==> flow/design.v <==
`timescale 1ns / 1ps
module AHB_MASTER(
                     input             Hclk,
                     input             Hresetn,
                     input [1:0]       Htrans,
                     input [31:0]      Haddr,
                     input [31:0]      Hwdata,
                     input [1:0]       Hburst,
                     input             Hwrite, Hsel, Hready,
                     output reg [31:0]  Haddr_temp,
                     output reg [31:0]  Hwdata_temp,
                     output reg        valid,
                     output reg        Hwrite_temp
                 );
parameter [1:0] IDLE     = 2'b00;
parameter [1:0] BUSY     = 2'b01;
parameter [1:0] ADDRESS  = 2'b10;
parameter [1:0] TRANSFER = 2'b11;
(*MARK_DEBUG = "TRUE"*)(*KEEP = "TRUE"*)reg [1:0] present_state;
(*MARK_DEBUG = "TRUE"*)(*KEEP = "TRUE"*)reg [1:0] next_state;
reg [31:0] addr;
reg [31:0] data;
reg [3:0] count;
reg [3:0] count_next;
always @(posedge Hclk) begin
    if (Hresetn == 1'b0) begin
        addr <= 'b0;
        data <= 'b0;
    end else begin
        if(present_state == ADDRESS || present_state == TRANSFER)
        begin
            addr <= Haddr;
            data <= Hwdata;
        end
    end
end
always @(posedge Hclk) begin
    if (Hresetn == 1'b0) begin
        present_state <= IDLE;
        count <= 4'd0;
    end else begin
        present_state <= next_state;
        count <= count_next;
    end
end
always @* begin
    count_next = count;
    case(present_state)
        IDLE: begin
            if (Hsel && Htrans == 2'b01) begin
                next_state = BUSY;
            end else if (Hsel && (Htrans == 2'b10 || Htrans == 2'b11) && Hready) begin
                next_state = ADDRESS;
            end else begin
                next_state = IDLE;
            end
        end
        BUSY: begin
            if (Hsel && Htrans == 2'b10 && Hready) begin
                next_state = ADDRESS;
            end else if ((Hsel && (Htrans == 2'b01)) || (!Hready)) begin
                next_state = BUSY;
            end else begin
                next_state = IDLE;
            end
        end
        ADDRESS: begin
            if (Hsel && (Htrans == 2'b10 || Htrans == 2'b11) && Hready) begin
                next_state = TRANSFER;
            end else if ((Hsel && (Htrans == 2'b01)) || (!Hready)) begin
                next_state = BUSY;
            end else begin
                next_state = IDLE;   
            end
        end
        TRANSFER: begin
            if (!Hsel || Htrans == 2'b00) begin
                next_state = IDLE;
            end else if ((Htrans == 2'b01) || (!Hready)) begin
                next_state = BUSY;
            end else begin
                case (Hburst)
                    2'b00: next_state = ADDRESS;
                    2'b01: next_state = TRANSFER;
                    2'b10: 
                    begin
                        if(count<=3)
                        begin
                            next_state = TRANSFER;
                            count_next = count+1'b1;
                        end
                        else begin
                            next_state = ADDRESS;
                            count_next = 4'd0;
                        end
                    end
                    2'b11: 
                    begin
                        if(count<=7)
                        begin
                            next_state = TRANSFER;
                            count_next = count+1'b1;
                        end
                        else begin
                            next_state = ADDRESS;
                            count_next = 4'd0;
                        end
                    end
                    default: next_state = IDLE;  
                endcase
            end
        end
        default: begin
            next_state = IDLE;  
        end
    endcase
end
always @(posedge Hclk) begin
    case(present_state)
        IDLE: begin
            valid <= 1'b0;
            Haddr_temp  <= 'b0;
            Hwdata_temp <= 'b0;
            Hwrite_temp <= 1'b0; 
        end
        BUSY: begin
            valid <= valid;
            Haddr_temp  <= Haddr_temp;
            Hwdata_temp <= Hwdata_temp;
            Hwrite_temp <= Hwrite_temp; 
        end
        ADDRESS: begin
            valid <= valid;
            Haddr_temp  <= addr;
            if(Hburst == 2'b00)
            begin
                Hwdata_temp <= data;
                Hwrite_temp <= Hwrite;
            end
            else
            begin
                Hwdata_temp <= Hwdata_temp;
                Hwrite_temp <= Hwrite_temp; 
           end
        end
        TRANSFER: begin
            case (Hburst)
                2'b00: begin
                    valid <= 1'b1;
                    Haddr_temp <= Haddr_temp;
                    Hwdata_temp <= data;
                    Hwrite_temp <= Hwrite; 
                end
                2'b01: begin
                    valid <= 1'b1;
                    Haddr_temp <= Haddr_temp + 1'b1;  
                    Hwdata_temp <= data;  
                    Hwrite_temp <= Hwrite;
                end
                2'b10: begin
                    if (Haddr_temp < (Haddr + 4)) begin
                        valid <= 1'b1;
                        Hwdata_temp <= data;
                        Haddr_temp <=  Haddr_temp + 1'b1;
                        Hwrite_temp <= Hwrite;
                    end else begin
                        valid <= 1'b1;
                        Hwdata_temp <= data;
                        Haddr_temp <=  addr;
                        Hwrite_temp <= Hwrite;
                    end
                end
                2'b11: begin
                    if (Haddr_temp < (Haddr + 8)) begin
                        valid <= 1'b1;
                        Hwdata_temp <= data;
                        Haddr_temp <= Haddr_temp + 1'b1;  
                        Hwrite_temp <= Hwrite;
                    end else begin
                        valid <= 1'b1;
                        Hwdata_temp <= data;
                        Haddr_temp <= addr;                
                        Hwrite_temp <= Hwrite;
                    end
                end
                default: begin
                    valid <= 1'b0;
                    Haddr_temp  <= 'b0;
                    Hwdata_temp <= 'b0;
                    Hwrite_temp <= 'b0; 
                end
            endcase
        end
    endcase
end
endmodule
`timescale 1ns / 1ps
module APB_SLAVE(
input Presetn,
input Pclk,
input [32:0] addr_temp,
input [31:0] data_temp,
input [31:0] Prdata,
input transfer,
input Pready,
output reg    Psel,
output reg [31:0] Paddr,
output reg [31:0] Pdata,
output reg [31:0] rdata_temp,
output reg Pwrite,
output reg Penable
);
reg [2:0] present_state, next_state;
parameter idle  = 2'b01;
parameter setup  = 2'b10;
parameter enable = 2'b11;
always@(posedge Pclk)
begin
  if(!Presetn)
     present_state <= idle;
  else
     present_state <= next_state;
end
always@(*)
begin
next_state = idle;
case(present_state)
idle:
   begin
     if(!transfer)
        next_state = idle;
     else
        next_state = setup;
   end
setup:
    begin      
     if(Psel)
     next_state = enable;
     else
     next_state = idle;
    end
enable:
    begin
     if(Psel)
       if(transfer)
         begin
           if(Pready)
             begin
             next_state = setup;
             end
           else 
             next_state = enable;
         end
     else
       next_state = idle;
   end    
endcase
end
always @(posedge Pclk)
begin
if(!Presetn)
begin
 Psel       <= 1'b0;
 Penable    <= 1'b0;
 Paddr      <= 32'b0;
 Pdata      <= 32'b0;
 rdata_temp <= 32'b0;
 Pwrite     <= 1'b0;
end
else
case(present_state)
idle:
begin
 Psel    <= 1'b1;
 Penable <= 1'b0;
end 
setup:
 Penable <= 1'b0;
enable:
     begin
     if(Psel)
       Penable <= 1'b1;
       if(transfer)
         begin
           if(Pready)
             begin
             Paddr <= addr_temp[31:0];
             Pwrite <= addr_temp[32];
              if(addr_temp[32])
               begin
                 Pdata  <= data_temp;
                 rdata_temp  <= 'b0;
               end
               else
               begin
                 Pdata  <= Pdata;
                 rdata_temp  <= Prdata;
               end  
             end 
             end
end
endcase
end
endmodule
module FIFO_SYNC #(
    parameter WIDTH = 32,
    parameter DEPTH = 16,
    parameter AW    = 4
)(
    input                  clk,
    input                  rst,
    input      [WIDTH-1:0] din,
    input                  wr_en,
    input                  rd_en,
    output reg [WIDTH-1:0] dout,
    output                 full,
    output                 empty
);
reg [WIDTH-1:0] mem [0:DEPTH-1];
reg [AW-1:0]    wptr;
reg [AW-1:0]    rptr;
reg [AW:0]      count;
wire do_wr = wr_en && !full;
wire do_rd = rd_en && !empty;
assign full  = (count == DEPTH);
assign empty = (count == 0);
always @(posedge clk) begin
    if (do_wr)
        mem[wptr] <= din;
end
always @(posedge clk) begin
    if (rst) begin
        wptr  <= {AW{1'b0}};
        rptr  <= {AW{1'b0}};
        count <= {(AW+1){1'b0}};
        dout  <= {WIDTH{1'b0}};
    end else begin
        if (do_wr)
            wptr <= wptr + 1'b1;
        if (do_rd) begin
            rptr <= rptr + 1'b1;
            dout <= mem[rptr];
        end
        case ({do_wr, do_rd})
            2'b10:   count <= count + 1'b1;
            2'b01:   count <= count - 1'b1;
            default: count <= count;
        endcase
    end
end
endmodule
`timescale 1ns / 1ps
module FIFO_CONTROL(
                     input Hclk,
                     input Hresetn,
                     input[31:0]  Haddr_temp,
                     input[31:0]  Hwdata_temp,
                     input       valid,
                     input       Hwrite_temp,
                     input       Pready,
                     output [31:0] data_temp,
                     output [32:0] addr_temp,
                     output transfer,
                     output full
    );
    wire resetn,empty_data, wr_en,rd_en,full_data,full_addr,empty_addr;
    wire [32:0] addr_in;
    FIFO_SYNC #(.WIDTH(32)) F1(
  .rst(resetn),                   
  .clk(Hclk),                
  .din(Hwdata_temp),                   
  .wr_en(wr_en),               
  .rd_en(rd_en),               
  .dout(data_temp),                 
  .full(full_data),                 
  .empty(empty_data)               
);
FIFO_SYNC #(.WIDTH(33)) F2 (
  .rst(resetn),                   
  .clk(Hclk),                
  .din(addr_in),                   
  .wr_en(wr_en),               
  .rd_en(rd_en),               
  .dout(addr_temp),                 
  .full(full_addr),                 
  .empty(empty_addr)               
);
assign full     =  full_data || full_addr;
assign transfer = (!empty_data && !empty_addr);
assign wr_en    =  valid && Hwrite_temp;
assign rd_en    =  transfer && Pready ;
assign addr_in  =  {Hwrite_temp, Haddr_temp};
assign resetn   = !Hresetn;
endmodule
`timescale 1ns / 1ps
module TOP_BRIDGE(
   input Hclk, Hresetn,
                     input [1:0]       Htrans,
                     input [31:0]       Haddr,
                     input [31:0]       Hwdata,
                     input [1:0]       Hburst,
                     input             Hwrite,
                     input             Hsel,
                     input             Pready,
                     input [31:0]      Prdata,
                     output Psel,
                     output [31:0] Paddr,
                     output [31:0] Pdata,
                     output [31:0] rdata_temp,
                     output Pwrite,
                     output Penable
    );
                    wire [31:0]  Haddr_temp;
                    wire [31:0]  Hwdata_temp;
                    wire         valid;
                    wire         Hwrite_temp;
                    wire [31:0]  data_temp;
                    wire [32:0]  addr_temp;
                    wire         transfer;
                    wire         full;
                    wire         Hready;
                    assign Hready = !full;
                    AHB_MASTER AS (
                      .Hclk(Hclk),
                      .Hresetn(Hresetn),
                      .Htrans(Htrans),
                      .Haddr(Haddr),
                      .Hwdata(Hwdata),
                      .Hburst(Hburst),
                      .Hwrite(Hwrite), 
                      .Hsel(Hsel), 
                      .Hready(Hready),
                      .Haddr_temp(Haddr_temp),
                      .Hwdata_temp(Hwdata_temp),
                      .valid(valid),
                      .Hwrite_temp(Hwrite_temp)
                    );  
                    FIFO_CONTROL FC (
                      .Hclk(Hclk), 
                      .Hresetn(Hresetn),
                      .Haddr_temp(Haddr_temp),
                      .Hwdata_temp(Hwdata_temp),
                      .valid(valid),
                      .Hwrite_temp(Hwrite_temp),
                      .Pready(Pready),
                     .data_temp(data_temp),
                     .addr_temp(addr_temp),
                     .transfer(transfer),
                     .full(full)
                    );
                    APB_SLAVE AM (
                    .Presetn(Hresetn),
                    .Pclk(Hclk),
                    .addr_temp(addr_temp),
                    .data_temp(data_temp),
                    .Prdata(Prdata),
                    .transfer(transfer),
                    .Pready(Pready),
                    .Psel(Psel),
                    .Paddr(Paddr),
                    .Pdata(Pdata),
                    .rdata_temp(rdata_temp),
                    .Pwrite(Pwrite),
                    .Penable(Penable)
                    );
endmodule
# Tool chain data of TOP_BRIDGE
# Tool output for the design above, in the order of the flow.
# Line numbers count from 1 in the design file above.
# Operators: Yosys type, input widths -> output width; for muxes data width and select width s.
# Library cell names are shortened.
# A cell with n/a has no value.
# setup
design,TOP_BRIDGE
clk_port,Hclk
library,sky130hd
corner,tt_025C_1v80

# Word level
# Yosys after proc, flatten, opt, wreduce and memory -nomap, before mapping. Memory bits, and registers merged into a memory's read port (data or address), are not among the register bits. Print and check cells are not counted.
# Memory sizes are those after Yosys's memory passes, which may raise the word count (mostly to a power of two), join words into wider ones and drop unused or constant bits.
# classes
shift,0
n_logic,2
n_mux,46
multipliers,0
div_mod_pow,0
eq_ne,24
add_sub_neg,12
reduce_logical,45
compare,4
# op_table
cell,count
$pmux 32 s3,3
$mux 32,6
$lt 32x32->1,2
$mux 33,1
$add 32x1->32 const B,1
$add 32x3->32 const B,1
$add 32x4->32 const B,1
$mux 4,7
$add 4x1->4 const B,5
$pmux 5 s2,2
$eq 2x2->1 const B,8
$pmux 2 s4,2
$mux 2,8
$logic_and 1x1->1,12
$eq 2x1->1 const B,5
$ne 2x2->1 const B,5
$add 5x1->5 const B,2
$sub 5x1->5 const B,2
$eq 5x5->1 const B,2
$logic_not 5->1,2
$mux 1,10
$pmux 3 s3,1
$logic_not 1->1,8
$reduce_and 4->1,2
$pmux 4 s2,1
$logic_or 1x1->1,6
$logic_not 2->1,3
$reduce_and 2->1,3
# Not listed: further kinds 14, cells in them 22.
# bits
word_cells,156
rom_bits,0
memories,2
latchBits,0
ff_bits,264
mem_bits_rw,1040
clocked_rd_ports_x_width,65
inputBits,105
output_inout_bits,99
# memory_table
name,words,width,rd,wr,line_no,text
FC.F2.mem,16,33,1,1,319,reg [WIDTH-1:0] mem [0:DEPTH-1];
FC.F1.mem,16,32,1,1,319,

# Logic depth
# Longest topological path by Yosys (ltp), each cell counted once; first at word level (registers and memories cut), then after technology mapping (sequential cells cut; the memories' decode and read muxes count).
# logic_depth
ltp_word,7
abc_area,0
mapped_depth,18
mapped_depth_nobuf,16

# Netlist
# Yosys stat after the flow's synthesis: flattened, memories mapped to cells. It holds for the ABC_AREA given above (unset counts as 0); a run with the other value may have another netlist.
# The area totals of this step are shown rounded.
# mapped
ffs,1371
mapped_cells,3271
synth_area_um2,55000
buffers,190
seqArea_um2,38500
# types
type,count,area_total_um2
edfxtp_1,1106,3.32E+04
mux4_2,325,7319.52
dfxtp_1,265,5.31E+03
nand2_1,504,1.89E+03
a21boi_0,153,1.15E+03
ha_1,83,1.04E+03
a21boi_1,80,600.576
xnor2_1,60,525.504
xor2_1,45,394.128
and2_1,58,362.848
clkbuf_1,94,352.838
o2bb2ai_1,31,271.51
buf_2,54,270.259
nand3b_1,33,247.738
nor2_1,63,236.477
a21oi_1,39,195.187
nand3_1,39,195.187
nand4_1,26,162.656
# Not listed: further types 44, cells in them 213.
# By module: a second synthesis without flattening, with its own total; a netlist apart from the flattened one above.
# unflattened
hier_cells,3354
hier_area_um2,56300
# Each row is one instance without its submodules.
# modules
mod,instances,area_um2,mod_seq_area_um2,n_cells
FIFO_SYNC (WIDTH=33),1,21800,16800,983
FIFO_SYNC (WIDTH=32),1,21600,16300,956
AHB_MASTER,1,8670,3420,964
APB_SLAVE,1,4250,2040,445
FIFO_CONTROL,1,32.5,0.0,5
TOP_BRIDGE,1,3.8,0.0,1

# Worst setup path after synthesis
# OpenSTA on the mapped netlist: ideal clock, no wires. The path of least setup slack (recovery checks aside). Input and output delay are each 20% of the period. Register names are those of the netlist, which keeps one name where synthesis merged equal registers.
# synth_path
kind,input-to-reg
startpoint,input Haddr[3]
endpoint,register AS.Haddr_temp[0]
arrival_ns,4.168
delay_ns,3.436
setup_slack_ns,0.563
t_first_pin_ns,1.000
period_ns,5.0
input_delay_ns,1.000
setup_time_ns,0.268
driving_pins,18
t_required_ns,4.732
period_less_setup_slack_ns,4.437
# "delay_ns" = arrival - input delay + setup time.
# "driving_pins" counts driving pins, that of a launching flip-flop among them; a cell with two outputs on the path counts twice.
# "period_less_setup_slack_ns" is the clock period less the worst setup slack; recovery checks do not enter. This is arithmetic on one report: input and output delays are still those of the set period (20% each).
# Between the ends stands the longest chain of elaborated cells between them, by number of cells; it is not shown to be the way that was timed. Of several equally long chains one is given.
# A line is the first line of the expression or statement that the cell stems from. Yosys adds cells for indexed reads and writes and turns some case tables into memories.
# A register here has more assigning lines than the two given.
# synth_between
cell_sequence,ha_1 nand4_2 nor4_4 and4_4 and3_1 buf_4 and2_4 nand3_1 xor2_1 ha_1 nand4_1 nor3_1 a22o_1 o31a_1 o22ai_1 o21bai_2 buf_2 o2bb2ai_1
elab_chain_cells,5
cells_between,8
lines_between,4
cone_classes,add/sub: 2; compare: 2; mux: 4
# synth_rtl
item,line_no,text
start: declaration,399,"input [31:0]       Haddr,"
$add 32x4->32,174,if (Haddr_temp < (Haddr + 8)) begin
$lt 32x32->1,174,
$mux 32,174,
$pmux 32 s3,147,case (Hburst)
$pmux 32 s3,119,case(present_state)
end: assignment,128,Haddr_temp  <= Haddr_temp;
end: assignment,134,Haddr_temp  <= addr;
end: declaration,10,"output reg [31:0]  Haddr_temp,"

# Worst path after layout
# Path of least setup slack in the final report of record 1 (OpenROAD, finished layout, wires in). Where an end is a register, its clock arrival counts in the times.
# layout_path
kind,input-to-reg
startpoint,input Haddr[3]
endpoint,register AS.Haddr_temp[3]
arrival_ns,6.86
driving_pins,19
t_first_pin_ns,1.45
setup_slack_ns,1.00
input_delay_ns,1.45
t_required_ns,7.86
setup_time_ns,0.16
period_ns,7.25
# Between the ends stands the longest chain of elaborated cells between them, by number of cells; it is not shown to be the way that was timed. Of several equally long chains one is given.
# A register here has more assigning lines than the two given.
# layout_between
cell_sequence,clkdlybuf4s50_1 ha_1 nand4_2 nor4_4 and4_4 and3_1 buf_4 and2_4 nand3_1 xor2_1 ha_1 nand4_1 nor3_1 nand4_1 a31oi_1 o22ai_1 o21bai_2 buf_2 o2bb2ai_1
elab_chain_cells,5
cells_between,8
lines_between,4
cone_classes,add/sub: 2; compare: 2; mux: 4
# layout_rtl
item,line_no,text
start: declaration,399,"input [31:0]       Haddr,"
$add 32x4->32,174,if (Haddr_temp < (Haddr + 8)) begin
$lt 32x32->1,174,
$mux 32,174,
$pmux 32 s3,147,case (Hburst)
$pmux 32 s3,119,case(present_state)
end: assignment,128,Haddr_temp  <= Haddr_temp;
end: assignment,134,Haddr_temp  <= addr;
end: declaration,10,"output reg [31:0]  Haddr_temp,"

# Top module TOP_BRIDGE; platform sky130hd; tools Yosys and OpenROAD; 4 stored runs in no particular order. Input and output delays are each 20% of the period that was set; the output load is 0.01 pF.
# "achieved_period_ns" is the run's clock period less its worst setup slack. It is reckoned from that one timing run; input and output delays stay at 20% of the period that was set.
# "critical_path_time_ns" means the part of the period allowed to the worst setup path (the constraints hold back 20% at inputs and 20% at outputs) less its slack; where the path has registers, the arrival times of their clocks count too.
# "total_power_mw" is the tool's figure for a default switching activity; nothing was simulated.
# Measured values are rounded.
# Among the settings, -- means not set for that run.
item,record 1,record 2,record 3,record 4
ABC_AREA,0,--,0,1
CAP_MARGIN,30,20,30,20
CELL_PAD_IN_SITES_DETAIL_PLACEMENT,1,--,1,0
CORE_MARGIN,8,2,8,9
CORE_UTILIZATION,54,40,54,29
GPL_TIMING_DRIVEN,0,--,0,--
MAX_ROUTING_LAYER,met5,--,met5,met5
MIN_ROUTING_LAYER,met2,--,met1,met1
PLACE_DENSITY_LB_ADDON,0.04,--,0.04,0.1
SLEW_MARGIN,25,20,25,20
period_ns,7.25,4.61,8.12,2.96
PLACE_DENSITY,--,0.6,--,--
SETUP_SLACK_MARGIN,--,1.07,--,0.28
CORE_ASPECT_RATIO,--,--,--,0.59
CTS_CLUSTER_DIAMETER,--,--,--,365
yosys_chip_area_um2,55000,55000,55000,56400
design_die_area_um2,112000,141000,112000,211000
final_stdcell_area_um2,65600,65400,65500,69700
fin_util_pct,64.7,47.8,64.6,36.3
setup_ws_ns,0.998,0.948,1.90,-0.090
fin_tns_ns,0.000,0.000,0.000,-1.68
fin_hold_ws_ns,0.450,0.445,0.433,0.149
total_power_mw,16.3,25.0,14.3,40.7
achieved_period_ns,6.252,3.662,6.219,3.050
critical_path_time_ns,4.80,2.74,4.60,2.46
timing.worst_path_kind,input-to-reg,input-to-reg,input-to-reg,input-to-reg
